==> flow/design.v <==
module cla(
		input  [3:0] A, B,
		input  CIN,
		output COUT,
		output [3:0] S
	);
	wire [3:0] P, G; 
	assign P = A ^ B;
	assign G = A & B;
	wire [3:0] CARRY;
	assign CARRY[0] = G[0] | (P[0] & CIN);																															 
	assign CARRY[1] = G[1] | (P[1] & G[0]) | (P[1] & P[0] & CIN);																							 
	assign CARRY[2] = G[2] | (P[2] & G[1]) | (P[2] & P[1] & G[0]) | (P[2] & P[1] & P[0] & CIN);													 
	assign CARRY[3] = G[3] | (P[3] & G[2]) | (P[3] & P[2] & G[1]) | (P[3] & P[2] & P[1] & G[0]) | (P[3] & P[2] & P[1] & P[0] & CIN);  
	assign COUT  = CARRY[3];
	assign S = P ^ {CARRY[2:0], CIN};
endmodule 
module cla_add(
		input  [23:0] A,B,
		input   CIN,
		output [23:0] OUT,
		output  OF
	);
	wire COUT0, COUT1, COUT2, COUT3, COUT4,COUT5;
	cla claalu_0(.A(A[ 3: 0]), .B(B[ 3: 0]^{4{CIN}}), .CIN(CIN),   .COUT(COUT0), .S(OUT[3:0]));
	cla claalu_1(.A(A[ 7: 4]), .B(B[ 7: 4]^{4{CIN}}), .CIN(COUT0), .COUT(COUT1), .S(OUT[7:4]));
	cla claalu_2(.A(A[11: 8]), .B(B[11: 8]^{4{CIN}}), .CIN(COUT1), .COUT(COUT2), .S(OUT[11:8]));
	cla claalu_3(.A(A[15:12]), .B(B[15:12]^{4{CIN}}), .CIN(COUT2), .COUT(COUT3), .S(OUT[15:12]));
	cla claalu_4(.A(A[19:16]),	.B(B[19:16]^{4{CIN}}), .CIN(COUT3), .COUT(COUT4), .S(OUT[19:16]));
	cla claalu_5(.A(A[23:20]),	.B(B[23:20]^{4{CIN}}), .CIN(COUT4), .COUT(COUT5), .S(OUT[23:20]));
	assign OF = COUT5;
endmodule 
module twos_cla(
		input  [3:0] B,
		input  CIN, 
		output COUT,
		output [3:0] S
	);
	wire [3:0] CARRY;
	assign CARRY[0] = (B[0] & CIN);								 
	assign CARRY[1] = (B[1] & B[0] & CIN);						 
	assign CARRY[2] = (B[2] & B[1] & B[0] & CIN);			 
	assign CARRY[3] = (B[3] & B[2] & B[1] & B[0] & CIN);	 
	assign COUT  = CARRY[3];
	assign S = (B ^ {CARRY[2:0], CIN});
endmodule 
module twoscomp(
		input  [23:0] B,
		output [23:0] OUT
	);
	wire COUT0, COUT1, COUT2, COUT3, COUT4;
	twos_cla t0(.B(~B[ 3: 0]), .CIN(1'b1),   .COUT(COUT0), .S(OUT[3:0]));
	twos_cla t1(.B(~B[ 7: 4]), .CIN(COUT0),  .COUT(COUT1), .S(OUT[7:4]));
	twos_cla t2(.B(~B[11: 8]), .CIN(COUT1),  .COUT(COUT2), .S(OUT[11:8]));
	twos_cla t3(.B(~B[15:12]), .CIN(COUT2),  .COUT(COUT3), .S(OUT[15:12]));
	twos_cla t4(.B(~B[19:16]), .CIN(COUT3),  .COUT(COUT4), .S(OUT[19:16]));
	twos_cla t5(.B(~B[23:20]), .CIN(COUT4),  .COUT(),      .S(OUT[23:20]));
endmodule 
module shifter(
		input  [23:0] IN,
		input  [7:0]  BY,
		input  NEG,				 
		output reg [23:0] OUT
	);
	wire COUT_INT;
	wire [7:0] BY_COMPL;
	twos_cla t_shft0(
		.B(~BY[3:0]), 
		.CIN(1'b1),   
		.COUT(COUT_INT), 
		.S(BY_COMPL[3:0])
	);
	twos_cla t_shft1(
		.B(~BY[7:4]), 
		.CIN(COUT_INT),   
		.COUT(), 
		.S(BY_COMPL[7:4])
	);
	always@(*) begin
		if (NEG == 1'b0) begin	 
			OUT = IN >> BY;
		end else begin					 
			OUT = IN >> BY_COMPL;
		end
	end
endmodule 
module normal(
			input  [23:0] IN,
			input  INOF,
			output reg [22:0] OUT,
			output reg [7:0] COUNT,
			output reg ZEROFLAG
	);
	always@(*) begin
		if (INOF == 1'b1) begin
			OUT   <= IN[23:1];	COUNT <= 8'b1;	  ZEROFLAG <= 1'b0;
		end else begin
			casez (IN)			
				24'b1???????????????????????:
					begin
						OUT <= IN[22:0];	COUNT <= 8'd0;  ZEROFLAG <= 1'b0;
					end 
				24'b01??????????????????????:
					begin
						OUT <= {IN[21:0], 1'b0};  COUNT <= -8'd1;  ZEROFLAG <= 1'b0;
					end
				24'b001?????????????????????:
					begin
						OUT <= {IN[20:0], 2'b0};  COUNT <= -8'd2;  ZEROFLAG <= 1'b0;
					end 
				24'b0001????????????????????:
					begin
						OUT <= {IN[19:0], 3'b0};  COUNT <= -8'd3;  ZEROFLAG <= 1'b0;
					end 
				24'b00001???????????????????:
					begin
						OUT <= {IN[18:0], 4'b0};  COUNT <= -8'd4;  ZEROFLAG <= 1'b0;
					end 
				24'b000001??????????????????:
					begin
						OUT <= {IN[17:0], 5'b0};  COUNT <= -8'd5;  ZEROFLAG <= 1'b0;
					end 
				24'b0000001?????????????????:
					begin
						OUT <= {IN[16:0], 6'b0};  COUNT <= -8'd6;  ZEROFLAG <= 1'b0;
					end 
				24'b00000001????????????????:
					begin
						OUT <= {IN[15:0], 7'b0};  COUNT <= -8'd7;  ZEROFLAG <= 1'b0;
					end 
				24'b000000001???????????????:
					begin
						OUT <= {IN[14:0], 8'b0};  COUNT <= -8'd8;  ZEROFLAG <= 1'b0;
					end 
				24'b0000000001??????????????:
					begin
						OUT <= {IN[13:0], 9'b0};  COUNT <= -8'd9;  ZEROFLAG <= 1'b0;
					end 
				24'b00000000001?????????????:
					begin
						OUT <= {IN[12:0], 10'b0};  COUNT <= -8'd10;  ZEROFLAG <= 1'b0;
					end 
				24'b000000000001????????????:
					begin
						OUT <= {IN[11:0], 11'b0};  COUNT <= -8'd11;  ZEROFLAG <= 1'b0;
					end 
				24'b0000000000001???????????:
					begin
						OUT <= {IN[10:0], 12'b0};  COUNT <= -8'd12;  ZEROFLAG <= 1'b0;
					end 
				24'b00000000000001??????????:
					begin
						OUT <= {IN[9:0], 13'b0};  COUNT <= -8'd13;  ZEROFLAG <= 1'b0;
					end 
				24'b000000000000001?????????:
					begin
						OUT <= {IN[8:0], 14'b0};  COUNT <= -8'd14;  ZEROFLAG <= 1'b0;
					end 
				24'b0000000000000001????????:
					begin
						OUT <= {IN[7:0], 15'b0};  COUNT <= -8'd15;  ZEROFLAG <= 1'b0;
					end 
				24'b00000000000000001???????:
					begin
						OUT <= {IN[6:0], 16'b0};  COUNT <= -8'd16;  ZEROFLAG <= 1'b0;
					end 
				24'b000000000000000001??????:
					begin
						OUT <= {IN[5:0], 17'b0};  COUNT <= -8'd17;  ZEROFLAG <= 1'b0;
					end 
				24'b0000000000000000001?????:
					begin
						OUT <= {IN[4:0], 18'b0};  COUNT <= -8'd18;  ZEROFLAG <= 1'b0;
					end 
				24'b00000000000000000001????:
					begin
						OUT <= {IN[3:0], 19'b0};  COUNT <= -8'd19;  ZEROFLAG <= 1'b0;
					end 
				24'b000000000000000000001???:
					begin
						OUT <= {IN[2:0], 20'b0};  COUNT <= -8'd20;  ZEROFLAG <= 1'b0;
					end 
				24'b0000000000000000000001??:
					begin
						OUT <= {IN[1:0], 21'b0};  COUNT <= -8'd21;  ZEROFLAG <= 1'b0;
					end 
				24'b00000000000000000000001?:
					begin
						OUT <= {IN[0], 22'b0};  COUNT <= -8'd22;  ZEROFLAG <= 1'b0;
					end
				24'b000000000000000000000001:
					begin
						OUT <= {23'b0};  COUNT <= -8'd23;  ZEROFLAG <= 1'b0;
					end
				default:
					begin
						OUT <= {23'b0};  COUNT <= -8'd24;  ZEROFLAG <= 1'b1;
					end 
			endcase
		end
	end
endmodule 
module alu(
		input  FPUCLK,
		input  [31:0] A, B,
		input  [2:0]  CTRL,
		output reg [31:0] OUT
	);
	reg [23:0] APP0, APP1, BPP0, BPP1, RESM;	 
	reg [31:0] OUT0;
	reg ASIGN0, ASIGN1, BSIGN0, BSIGN1, SIGN, OF0;
	reg [2:0]  CTRL1, CTRL2, CTRL3;
	reg [7:0] EXPONENT;
	reg  EXPCIN;				 
	wire [7:0] EXPDIF_w;		 
	wire COUT_EX, COUT_EX1;
	reg [7:0]  EXPCARRY0, EXPCARRY1;						 
	reg  EXPZFLAG0, EXPZFLAG1, EXPZFLAG2;
	cla claexp_0(.A(A[26:23]), .B(B[26:23]^{4{EXPCIN}}), .CIN(EXPCIN),  .COUT(COUT_EX), .S(EXPDIF_w[3:0]));	
	cla claexp_1(.A(A[30:27]),	.B(B[30:27]^{4{EXPCIN}}), .CIN(COUT_EX), .COUT(COUT_EX1), .S(EXPDIF_w[7:4]));
	reg [7:0] EXPDIF0;
	reg EXPLT0;					 
	reg [7:0] AEXP0, BEXP0;		 
	reg [23:0] TBSHIFTED;
	wire [23:0] SHIFTOUT_w;
	shifter shift_0(.IN(TBSHIFTED), .BY(EXPDIF0), .NEG(EXPLT0), .OUT(SHIFTOUT_w));
	reg  [23:0] A_ALUIN, B_ALUIN;
	wire [23:0] ALUOUT;
	reg ALUCIN;
	wire OVERFLOW;
	cla_add cla_add0(
		.A(A_ALUIN),
		.B(B_ALUIN),
		.CIN(ALUCIN),
		.OUT(ALUOUT),
		.OF(OVERFLOW)
	);
	wire [23:0] TWOSOUT;
	twoscomp twosconv0(
		.B(ALUOUT),
		.OUT(TWOSOUT)
	);
	wire [22:0] NORMOUT;
	wire NORMFLAG, NORMZERO;
	wire [7:0] NORM_SHIFT;
	normal normalize0(
		.IN(RESM),
		.INOF(OF0),
		.OUT(NORMOUT),
		.COUNT(NORM_SHIFT),
		.ZEROFLAG(NORMZERO)
	);
	wire COUT_SRES;
	wire [7:0] EXPSRES;
	cla clasresexp_0(.A(EXPCARRY1[3:0]),	.B(NORM_SHIFT[3:0]), .CIN(1'b0),      .COUT(COUT_SRES), .S(EXPSRES[3:0]));
	cla clasresexp_1(.A(EXPCARRY1[7:4]),	.B(NORM_SHIFT[7:4]), .CIN(COUT_SRES), .COUT(),          .S(EXPSRES[7:4]));
	parameter ADD = 3'b000, SUB = 3'b001;
	always@(*) begin
		if (CTRL == ADD | CTRL == SUB) begin
			EXPCIN <= 1'b1;
		end else begin
			EXPCIN <= 1'b0;
		end
		if (CTRL1 == ADD | CTRL1 == SUB) begin			
			if (EXPLT0 == 1'b0) begin			 
				TBSHIFTED <= BPP0;
			end else begin								 
				TBSHIFTED <= APP0;		
			end
		end else begin
			TBSHIFTED <= 24'bX;
		end
		if (CTRL2 == ADD) begin		
			if (((ASIGN1 == 1'b0) & (BSIGN1 == 1'b0)) | ((ASIGN1 == 1'b1) & (BSIGN1 == 1'b1))) begin 	 
				A_ALUIN <= APP1;
				B_ALUIN <= BPP1;
				ALUCIN  <= 1'b0;
			end else if ((ASIGN1 == 1'b0) & (BSIGN1 == 1'b1)) begin
				A_ALUIN <= APP1;	 
				B_ALUIN <= BPP1;
				ALUCIN  <= 1'b1;
			end else if ((ASIGN1 == 1'b1) & (BSIGN1 == 1'b0)) begin
				A_ALUIN <= BPP1;	 
				B_ALUIN <= APP1;
				ALUCIN  <= 1'b1;				
			end else begin
				A_ALUIN <= 24'bX;
				B_ALUIN <= 24'bX;
				ALUCIN  <= 1'bX;
			end			
		end else if (CTRL2 == SUB) begin
			if (((ASIGN1 == 1'b0) & (BSIGN1 == 1'b1)) | ((ASIGN1 == 1'b1) & (BSIGN1 == 1'b0))) begin 	 
				A_ALUIN <= APP1;
				B_ALUIN <= BPP1;
				ALUCIN  <= 1'b0;				
			end else if ((ASIGN1 == 1'b0) & (BSIGN1 == 1'b0)) begin
				A_ALUIN <= APP1;	 
				B_ALUIN <= BPP1;
				ALUCIN  <= 1'b1;				
			end else if ((ASIGN1 == 1'b1) & (BSIGN1 == 1'b1)) begin
				A_ALUIN <= BPP1;	 
				B_ALUIN <= APP1;
				ALUCIN  <= 1'b1;
			end else begin
				A_ALUIN <= 24'bX;
				B_ALUIN <= 24'bX;
				ALUCIN  <= 1'bX;
			end	
		end else begin
			A_ALUIN <= 24'bX;
			B_ALUIN <= 24'bX;
			ALUCIN  <= 1'bX;
		end
		if ((CTRL3 == ADD)|(CTRL3 == SUB)) begin
			if ((EXPZFLAG2 == 1'b1) & (NORMZERO == 1'b1)) begin
				EXPONENT <= 8'b0;
			end else begin
				EXPONENT <= EXPSRES;
			end
		end else begin
			EXPONENT <= EXPSRES;			 
		end
	end
	always@(posedge FPUCLK) begin		
		if (CTRL == ADD | CTRL == SUB) begin
			APP0    <= {1'b1,A[22:0]};
			BPP0    <= {1'b1,B[22:0]};
			ASIGN0  <= A[31];
			BSIGN0  <= B[31];
			EXPDIF0 <= EXPDIF_w;
			EXPLT0  <= ~COUT_EX1;
			AEXP0   <= A[30:23];
			BEXP0   <= B[30:23];
			CTRL1	  <= CTRL;
			if (EXPDIF_w == 8'b0) begin
				EXPZFLAG0 <= 1'b1;
			end else begin
				EXPZFLAG0 <= 1'b0;
			end
		end
		if (CTRL1 == ADD | CTRL1 == SUB) begin
			EXPZFLAG1 <= EXPZFLAG0;
			CTRL2  <= CTRL1;					
			ASIGN1 <= ASIGN0;
			BSIGN1 <= BSIGN0;
			if (EXPLT0 == 1'b0) begin			 
				APP1      <= APP0;
				BPP1      <= SHIFTOUT_w;
				EXPCARRY0  <= AEXP0; 
			end else begin									 
				APP1  	 <= SHIFTOUT_w;
				BPP1      <= BPP0;
				EXPCARRY0  <= BEXP0;					
			end
		end
		if (CTRL2 == ADD) begin
			EXPZFLAG2 <= EXPZFLAG1;
			CTRL3 <= CTRL2;
			if (((ASIGN1 == 1'b0) & (BSIGN1 == 1'b0)) | ((ASIGN1 == 1'b1) & (BSIGN1 == 1'b1))) begin 	 
				RESM <= ALUOUT;
				OF0  <= OVERFLOW;
				EXPCARRY1 <= EXPCARRY0;
				SIGN <= ASIGN1;
			end else if ((ASIGN1 == 1'b0) & (BSIGN1 == 1'b1)) begin
				if (OVERFLOW == 1'b0) begin
					RESM <= TWOSOUT;
				end else begin
					RESM <= ALUOUT;
				end
				OF0 <= 1'b0;
				EXPCARRY1 <= EXPCARRY0;
				SIGN <= ~OVERFLOW;
			end else if ((ASIGN1 == 1'b1) & (BSIGN1 == 1'b0)) begin
				if (OVERFLOW == 1'b0) begin
					RESM <= TWOSOUT;
				end else begin
					RESM <= ALUOUT;
				end
				OF0 <= 1'b0;
				EXPCARRY1 <= EXPCARRY0;
				SIGN <= ~OVERFLOW;
			end
		end else if (CTRL2 == SUB) begin
			CTRL3 <= CTRL2;
			EXPZFLAG2 <= EXPZFLAG1;
			if (((ASIGN1 == 1'b0) & (BSIGN1 == 1'b1)) | ((ASIGN1 == 1'b1) & (BSIGN1 == 1'b0))) begin 	 
				RESM <= ALUOUT;
				OF0 <= OVERFLOW;
				EXPCARRY1 <= EXPCARRY0;
				SIGN <= ASIGN1;
			end else if ((ASIGN1 == 1'b0) & (BSIGN1 == 1'b0)) begin
				if (OVERFLOW == 1'b0) begin
					RESM <= TWOSOUT;
				end else begin
					RESM <= ALUOUT;
				end
				OF0 <= 1'b0;
				EXPCARRY1 <= EXPCARRY0;
				SIGN <= ~OVERFLOW;
			end else if ((ASIGN1 == 1'b1) & (BSIGN1 == 1'b1)) begin
				if (OVERFLOW == 1'b0) begin
					RESM <= TWOSOUT;
				end else begin
					RESM <= ALUOUT;
				end
				OF0 <= 1'b0;
				EXPCARRY1 <= EXPCARRY0;
				SIGN <= ~OVERFLOW;
			end
		end
		if ((CTRL3 == ADD)|(CTRL3 == SUB)) begin
			OUT <= {SIGN, EXPONENT, NORMOUT};
		end
	end
endmodule 
# Tool chain data of alu
# Each step is given for the RTL above and for the edited RTL.
# "orig" refers to lines of the RTL above, "edited" to lines of the edited file.
# "delta" is "edited" less "orig", of the values as shown; "rel_change_pct" is that difference over "orig", in percent.
# Operators carry their Yosys type and port widths (W data, S select, Z words).
# Cell names lack the library's common part.
# A cell with n/a has no value.
[design]
design = "alu"
clock = "FPUCLK"
cell_library = "sky130hd"
pvt_corner = "tt_025C_1v80"

# Diff
# The edit as a unified diff against the file above.
# This change comes from a script, not from a designer. The edited design behaves differently; no optimisation was intended.
# begin of diff
@@ -12,5 +12,5 @@
 	assign CARRY[1] = G[1] | (P[1] & G[0]) | (P[1] & P[0] & CIN);																							 
 	assign CARRY[2] = G[2] | (P[2] & G[1]) | (P[2] & P[1] & G[0]) | (P[2] & P[1] & P[0] & CIN);													 
-	assign CARRY[3] = G[3] | (P[3] & G[2]) | (P[3] & P[2] & G[1]) | (P[3] & P[2] & P[1] & G[0]) | (P[3] & P[2] & P[1] & P[0] & CIN);  
+	assign CARRY[3] = G[3] | (P[3] & G[2]) | (P[3] & P[2] & G[1]) | (P[3] & P[2] & P[1] & G[0]) | ((P[3] ^ P[2]) & P[1] & P[0] & CIN);  
 	assign COUT  = CARRY[3];
 	assign S = P ^ {CARRY[2:0], CIN};
# end of diff

# Word-level counts
# Yosys after proc, flatten, opt, wreduce and memory -nomap, before mapping. Memory bits, and registers merged into a memory's read port (data or address), are not among the register bits. Print and check cells are not counted.
[word_totals]
columns = ["item", "orig", "edited", "delta", "rel_change_pct"]
rows = [
  ["reg_bits", 209, 209, 0, 0.00],
  ["input_bits", 68, 68, 0, 0.00],
  ["out_inout_bits", 32, 32, 0, 0.00],
  ["wordCells", 511, 527, 16, 3.13],
]
[op_classes]
columns = ["item", "orig", "edited", "delta", "rel_change_pct"]
rows = [
  ["equal", 28, 28, 0, 0.00],
  ["n_shift", 2, 2, 0, 0.00],
  ["muxes", 75, 75, 0, 0.00],
  ["bitwise", 370, 386, 16, 4.32],
  ["reduce_logical", 9, 9, 0, 0.00],
]
[ops]
columns = ["operator", "orig", "edited", "delta", "rel_change_pct"]
rows = [
  ["$and A1 B1 Y1", 215, 223, 8, 3.72],
  ["$xor A1 B1 Y1", 0, 8, 8, "n/a"],
]
# Unchanged operator kinds not shown: 44.

# Depth
# Longest topological path by Yosys (ltp), each cell counted once; first at word level (registers and memories cut), then after technology mapping (sequential cells cut; the memories' decode and read muxes count).
[depth]
columns = ["item", "orig", "edited", "delta", "rel_change_pct"]
rows = [
  ["depth_word", 35, 35, 0, 0.00],
  ["abc_area", "0", "0", "n/a", "n/a"],
  ["mapped_depth", 26, 25, -1, -3.85],
  ["depth_no_buf", 23, 22, -1, -4.35],
]

# Synthesis result
# Yosys stat after the flow's synthesis: flattened, memories mapped to cells. It holds for the ABC_AREA given above (unset counts as 0); a run with the other value may have another netlist.
[synth_totals]
columns = ["item", "orig", "edited", "delta", "rel_change_pct"]
rows = [
  ["mapped_cells", 1461, 1505, 44, 3.01],
  ["area_um2", 14381.3, 14696.6, 315.3, 2.19],
  ["seq_area_um2", 6246.0, 6246.0, 0.0, 0.00],
  ["flip_flops", 208, 208, 0, 0.00],
  ["n_buf", 121, 127, 6, 4.96],
]
[by_type]
columns = ["cell", "orig", "edited", "delta", "rel_change_pct"]
rows = [
  ["a221oi_1", 16, 51, 35, 218.75],
  ["nor2_1", 123, 153, 30, 24.39],
  ["nand2_1", 190, 171, -19, -10.00],
  ["o21ai_0", 85, 68, -17, -20.00],
  ["o31ai_1", 32, 17, -15, -46.88],
  ["a21o_1", 18, 27, 9, 50.00],
  ["ha_1", 51, 59, 8, 15.69],
  ["and3_1", 8, 16, 8, 100.00],
  ["a21oi_1", 107, 114, 7, 6.54],
  ["nor3_1", 23, 30, 7, 30.43],
  ["o21a_1", 10, 3, -7, -70.00],
  ["mux2i_1", 18, 24, 6, 33.33],
  ["or3_1", 9, 3, -6, -66.67],
  ["nand3_1", 33, 28, -5, -15.15],
  ["a221o_1", 10, 15, 5, 50.00],
  ["a31oi_1", 3, 8, 5, 166.67],
  ["xor2_1", 25, 29, 4, 16.00],
  ["a22oi_1", 22, 26, 4, 18.18],
]
# Unchanged cell types not shown: 13.
# Not every row of either side is listed.
# The figures by module come from a second, unflattened synthesis with its own total; it is not the netlist above.
[hier_totals]
columns = ["item", "orig", "edited", "delta", "rel_change_pct"]
rows = [
  ["hier_cells", 1346, 1406, 60, 4.46],
  ["area_unflattened_um2", 14858.0, 15208.3, 350.3, 2.36],
]
# Rows give one instance, submodules left out.
[modules_orig]
columns = ["mod", "n_inst", "n_cells", "mod_area_um2", "mod_seq_area_um2"]
rows = [
  ["alu", 1, 420, 8328.0, 6246.0],
  ["normal", 1, 496, 2907.8, 0.0],
  ["shifter", 1, 174, 1442.6, 0.0],
  ["cla", 10, 14, 136.4, 0.0],
  ["twos_cla", 8, 8, 57.6, 0.0],
  ["cla_add", 1, 27, 261.5, 0.0],
  ["twoscomp", 1, 25, 93.8, 0.0],
]
[modules_edited]
columns = ["mod", "n_inst", "n_cells", "mod_area_um2", "mod_seq_area_um2"]
rows = [
  ["alu", 1, 420, 8328.0, 6246.0],
  ["normal", 1, 496, 2907.8, 0.0],
  ["cla", 10, 20, 171.4, 0.0],
  ["shifter", 1, 174, 1442.6, 0.0],
  ["twos_cla", 8, 8, 57.6, 0.0],
  ["cla_add", 1, 27, 261.5, 0.0],
  ["twoscomp", 1, 25, 93.8, 0.0],
]

# Path before layout
# OpenSTA on the mapped netlist: ideal clock, no wires. The path of least setup slack (recovery checks aside). Input and output delay are each 20% of the period. Register names are those of the netlist, which keeps one name where synthesis merged equal registers.
[synth_timing]
columns = ["item", "orig", "edited", "delta", "rel_change_pct"]
rows = [
  ["path_type", "in2reg", "in2reg", "n/a", "n/a"],
  ["from", "input port CTRL[1]", "input port CTRL[2]", "n/a", "n/a"],
  ["to", "register EXPZFLAG0", "register EXPZFLAG0", "n/a", "n/a"],
  ["tclk_ns", 5.5, 5.5, 0.0, 0.00],
  ["in_delay_ns", 1.100, 1.100, 0.000, 0.00],
  ["setup_ns", 0.167, 0.157, -0.010, "n/a"],
  ["t_first_pin_ns", 1.100, 1.100, 0.000, 0.00],
  ["arrival_time_ns", 7.565, 6.259, -1.306, -17.26],
  ["required_ns", 5.333, 5.343, 0.010, 0.19],
  ["setup_slack_ns", -2.232, -0.916, 1.316, "n/a"],
  ["path_delay_ns", 6.632, 5.316, -1.316, -19.84],
  ["driving_pins", 13, 13, 0, 0.00],
  ["n_path_buf", 0, 1, 1, "n/a"],
  ["synth_period_reached_ns", 7.732, 6.416, -1.316, -17.02],
]
# "path_delay_ns" is the arrival time less input delay plus setup time.
# "driving_pins": output pins that drive a net of the path, with the launching flip-flop's if there is one; two outputs of one cell count as two.
# "synth_period_reached_ns" = period - worst setup slack (recovery checks aside). The figure is calculated, with input and output delays left at 20% of the set period.
[synth_between_orig]
path_cell_list = "nor2_1 > xor2_1 > ha_1 > nor3b_1 > o21a_1 > o21a_1 > o21ai_0 > and2_1 > fa_1 > inv_1 > nor3_1 > or4b_2 > a211oi_1"
cone_cells = 55
cone_classes = "eq/ne (1); mux (2); logic (50); reduce/logical (2)"
[synth_lines_orig]
columns = ["item", "line_no", "source"]
rows = [
  ["from (decl)", 206, "input [2:0] CTRL,"],
  ["to (assign)", 336, "EXPZFLAG0 <= 1'b1;"],
  ["to (assign)", 338, "EXPZFLAG0 <= 1'b0;"],
  ["to (decl)", 218, "reg EXPZFLAG0, EXPZFLAG1, EXPZFLAG2;"],
]
# orig: No chain of elaborated cells between the ends is given.
# Nets of the timed path that keep an RTL name, with a line that drives or declares them; the list need not be complete.
[synth_named_nets_orig]
columns = ["net", "line_no", "source"]
rows = [
  ["EXPDIF_w[4]", 16, "assign S = P ^ {CARRY[2:0], CIN};"],
]
[synth_between_edited]
path_cell_list = "nor2_1 > buf_1 > xor2_1 > ha_1 > ha_1 > nand4_1 > nand3_1 > inv_1 > fa_1 > inv_1 > nor3_1 > or4b_2 > nor3_1"
cone_cells = 57
cone_classes = "eq/ne (1); mux (2); logic (52); reduce/logical (2)"
[synth_lines_edited]
columns = ["item", "line_no", "source"]
rows = [
  ["from (decl)", 206, "input [2:0] CTRL,"],
  ["to (assign)", 336, "EXPZFLAG0 <= 1'b1;"],
  ["to (assign)", 338, "EXPZFLAG0 <= 1'b0;"],
  ["to (decl)", 218, "reg EXPZFLAG0, EXPZFLAG1, EXPZFLAG2;"],
]
# edited: No chain of elaborated cells between the ends is given.
[synth_named_nets_edited]
columns = ["net", "line_no", "source"]
rows = [
  ["EXPCIN", 259, "if (CTRL == ADD | CTRL == SUB) begin"],
  ["EXPDIF_w[4]", 16, "assign S = P ^ {CARRY[2:0], CIN};"],
]

# Path in the finished layout
# Path of least setup slack in the final report of each run of set A (OpenROAD, finished layout, wires in). Where an end is a register, its clock arrival counts in the times.
[layout_timing]
columns = ["item", "orig", "edited", "delta", "rel_change_pct"]
rows = [
  ["path_type", "reg2reg", "reg2reg", "n/a", "n/a"],
  ["from", "register BSIGN1", "register BSIGN1", "n/a", "n/a"],
  ["to", "register RESM[23]", "register RESM[20]", "n/a", "n/a"],
  ["tclk_ns", 5.5, 5.5, 0.0, 0.00],
  ["setup_ns", 0.26, 0.25, -0.01, "n/a"],
  ["t_first_pin_ns", 0.54, 0.54, 0.00, 0.00],
  ["arrival_time_ns", 5.60, 5.47, -0.13, -2.32],
  ["required_ns", 5.78, 5.77, -0.01, -0.17],
  ["setup_slack_ns", 0.18, 0.30, 0.12, "n/a"],
  ["driving_pins", 25, 23, -2, -8.00],
  ["n_path_buf", 3, 2, -1, -33.33],
]
# Between the ends stands the longest chain of elaborated cells between them, by number of cells; it is not shown to be the way that was timed. Of several equally long chains one is given.
# Each line given opens the expression or statement behind the cell; cells for indexed reads and writes are added by Yosys, which also makes memories of some case tables.
# A register here has more assigning lines than the two given.
# orig: The path ends at the data pin of a flip-flop with enable; ways to the enable are not counted.
[layout_between_orig]
path_cell_list = "edfxtp_1 > inv_1 > ha_1 > buf_4 > xor2_4 > nand2b_4 > buf_4 > nor2_1 > a21oi_1 > o31ai_1 > ha_1 > a21o_1 > a221oi_2 > o21ai_2 > buf_4 > o31ai_4 > nand2_2 > a21o_1 > a21o_1 > fa_2 > xor2_2 > nor2_1 > o2111ai_1 > and2_0 > or4_1"
elab_chain_len = 35
cone_cells = 249
cone_classes = "mux (33); logic (216)"
[layout_lines_orig]
columns = ["item", "line_no", "source"]
rows = [
  ["from (decl)", 211, "reg ASIGN0, ASIGN1, BSIGN0, BSIGN1, SIGN, OF0;"],
  ["from (assign)", 345, "BSIGN1 <= BSIGN0;"],
  ["$and A1 B1 Y1", 300, "end else if ((ASIGN1 == 1'b1) & (BSIGN1 == 1'b1)) begin"],
  ["$mux W24", 300, ""],
  ["$mux W24", 296, "end else if ((ASIGN1 == 1'b0) & (BSIGN1 == 1'b0)) begin"],
  ["$mux W24", 292, "if (((ASIGN1 == 1'b0) & (BSIGN1 == 1'b1)) | ((ASIGN1 == 1'b1) & (BSIGN1 == 1'b0))) begin"],
  ["$mux W24", 291, "end else if (CTRL2 == SUB) begin"],
  ["$mux W24", 273, "if (CTRL2 == ADD) begin"],
  ["$xor A4 B4 Y4", 25, "cla claalu_0(.A(A[ 3: 0]), .B(B[ 3: 0]^{4{CIN}}), .CIN(CIN), .COUT(COUT0), .S(OUT[3:0]));"],
  ["(+21 left out)", "n/a", ""],
  ["$xor A4 B4 Y4", 45, "assign S = (B ^ {CARRY[2:0], CIN});"],
  ["$mux W24", 401, "if (OVERFLOW == 1'b0) begin"],
  ["$mux W24", 400, "end else if ((ASIGN1 == 1'b1) & (BSIGN1 == 1'b1)) begin"],
  ["$mux W24", 391, "end else if ((ASIGN1 == 1'b0) & (BSIGN1 == 1'b0)) begin"],
  ["$mux W24", 386, "if (((ASIGN1 == 1'b0) & (BSIGN1 == 1'b1)) | ((ASIGN1 == 1'b1) & (BSIGN1 == 1'b0))) begin"],
  ["$mux W24", 383, "end else if (CTRL2 == SUB) begin"],
  ["$mux W24", 356, "if (CTRL2 == ADD) begin"],
  ["to (assign)", 360, "RESM <= ALUOUT;"],
  ["to (assign)", 366, "RESM <= TWOSOUT;"],
  ["to (decl)", 209, "reg [23:0] APP0, APP1, BPP0, BPP1, RESM;"],
]
# edited: The path ends at the data pin of a flip-flop with enable; ways to the enable are not counted.
[layout_between_edited]
path_cell_list = "edfxtp_1 > inv_1 > ha_2 > nor3_1 > a31oi_2 > buf_12 > mux2_2 > ha_1 > ha_1 > nand3_1 > nor3_2 > or2_1 > buf_4 > fa_1 > xnor2_2 > nand2_1 > nand4bb_2 > nor4b_4 > and2_1 > o211a_1 > ha_1 > nand2_1 > o21ai_0"
elab_chain_len = 34
cone_cells = 243
cone_classes = "mux (33); logic (210)"
[layout_lines_edited]
columns = ["item", "line_no", "source"]
rows = [
  ["from (decl)", 211, "reg ASIGN0, ASIGN1, BSIGN0, BSIGN1, SIGN, OF0;"],
  ["from (assign)", 345, "BSIGN1 <= BSIGN0;"],
  ["$and A1 B1 Y1", 300, "end else if ((ASIGN1 == 1'b1) & (BSIGN1 == 1'b1)) begin"],
  ["$mux W24", 300, ""],
  ["$mux W24", 296, "end else if ((ASIGN1 == 1'b0) & (BSIGN1 == 1'b0)) begin"],
  ["$mux W24", 292, "if (((ASIGN1 == 1'b0) & (BSIGN1 == 1'b1)) | ((ASIGN1 == 1'b1) & (BSIGN1 == 1'b0))) begin"],
  ["$mux W24", 291, "end else if (CTRL2 == SUB) begin"],
  ["$mux W24", 273, "if (CTRL2 == ADD) begin"],
  ["$xor A4 B4 Y4", 25, "cla claalu_0(.A(A[ 3: 0]), .B(B[ 3: 0]^{4{CIN}}), .CIN(CIN), .COUT(COUT0), .S(OUT[3:0]));"],
  ["(+20 left out)", "n/a", ""],
  ["$xor A4 B4 Y4", 45, "assign S = (B ^ {CARRY[2:0], CIN});"],
  ["$mux W24", 401, "if (OVERFLOW == 1'b0) begin"],
  ["$mux W24", 400, "end else if ((ASIGN1 == 1'b1) & (BSIGN1 == 1'b1)) begin"],
  ["$mux W24", 391, "end else if ((ASIGN1 == 1'b0) & (BSIGN1 == 1'b0)) begin"],
  ["$mux W24", 386, "if (((ASIGN1 == 1'b0) & (BSIGN1 == 1'b1)) | ((ASIGN1 == 1'b1) & (BSIGN1 == 1'b0))) begin"],
  ["$mux W24", 383, "end else if (CTRL2 == SUB) begin"],
  ["$mux W24", 356, "if (CTRL2 == ADD) begin"],
  ["to (assign)", 360, "RESM <= ALUOUT;"],
  ["to (assign)", 366, "RESM <= TWOSOUT;"],
  ["to (decl)", 209, "reg [23:0] APP0, APP1, BPP0, BPP1, RESM;"],
]

# Layout results
# Both versions went through the flow (Yosys, OpenROAD) with the same settings in each pair. Constraints: input delay and output delay 20% of the set period each, output load 0.01 pF.
[flow_settings_set_A]
period_ns = 5.5
CAP_MARGIN = 20
CORE_MARGIN = 2
CORE_UTILIZATION = 40
SLEW_MARGIN = 20
[results_set_A]
columns = ["item", "orig", "edited", "delta", "rel_change_pct"]
rows = [
  ["synthesis_area_um2", 14381.3, 14696.6, 315.3, 2.19],
  ["die_area_um2", 37486.8, 38290.7, 803.9, 2.14],
  ["final_util_pct", 48.2, 47.2, -1.0, "n/a"],
  ["worstSetupSlack_ns", 0.178, 0.296, 0.118, "n/a"],
  ["total_negative_slack_ns", 0.000, 0.000, 0.000, "n/a"],
  ["worst_hold_slack_ns", 0.418, 0.417, -0.001, "n/a"],
  ["timing.achieved_period_ns", 5.322, 5.204, -0.118, -2.22],
]
[flow_settings_set_B]
CAP_MARGIN = 15
CORE_UTILIZATION = 25
PLACE_DENSITY = 0.78
SETUP_SLACK_MARGIN = 0.9
period_ns = 5.61
CORE_MARGIN = 2
SLEW_MARGIN = 20
[results_set_B]
columns = ["item", "orig", "edited", "delta", "rel_change_pct"]
rows = [
  ["synthesis_area_um2", 14381.3, 14696.6, 315.3, 2.19],
  ["die_area_um2", 59460.4, 60742.5, 1282.1, 2.16],
  ["final_util_pct", 32.2, 32.1, -0.1, "n/a"],
  ["worstSetupSlack_ns", 0.562, 0.621, 0.059, "n/a"],
  ["total_negative_slack_ns", 0.000, 0.000, 0.000, "n/a"],
  ["worst_hold_slack_ns", 0.423, 0.423, 0.000, "n/a"],
  ["timing.achieved_period_ns", 5.048, 4.989, -0.059, -1.17],
]
# "timing.achieved_period_ns" = clock period - worst setup slack. The figure is calculated, with input and output delays left at 20% of the set period.
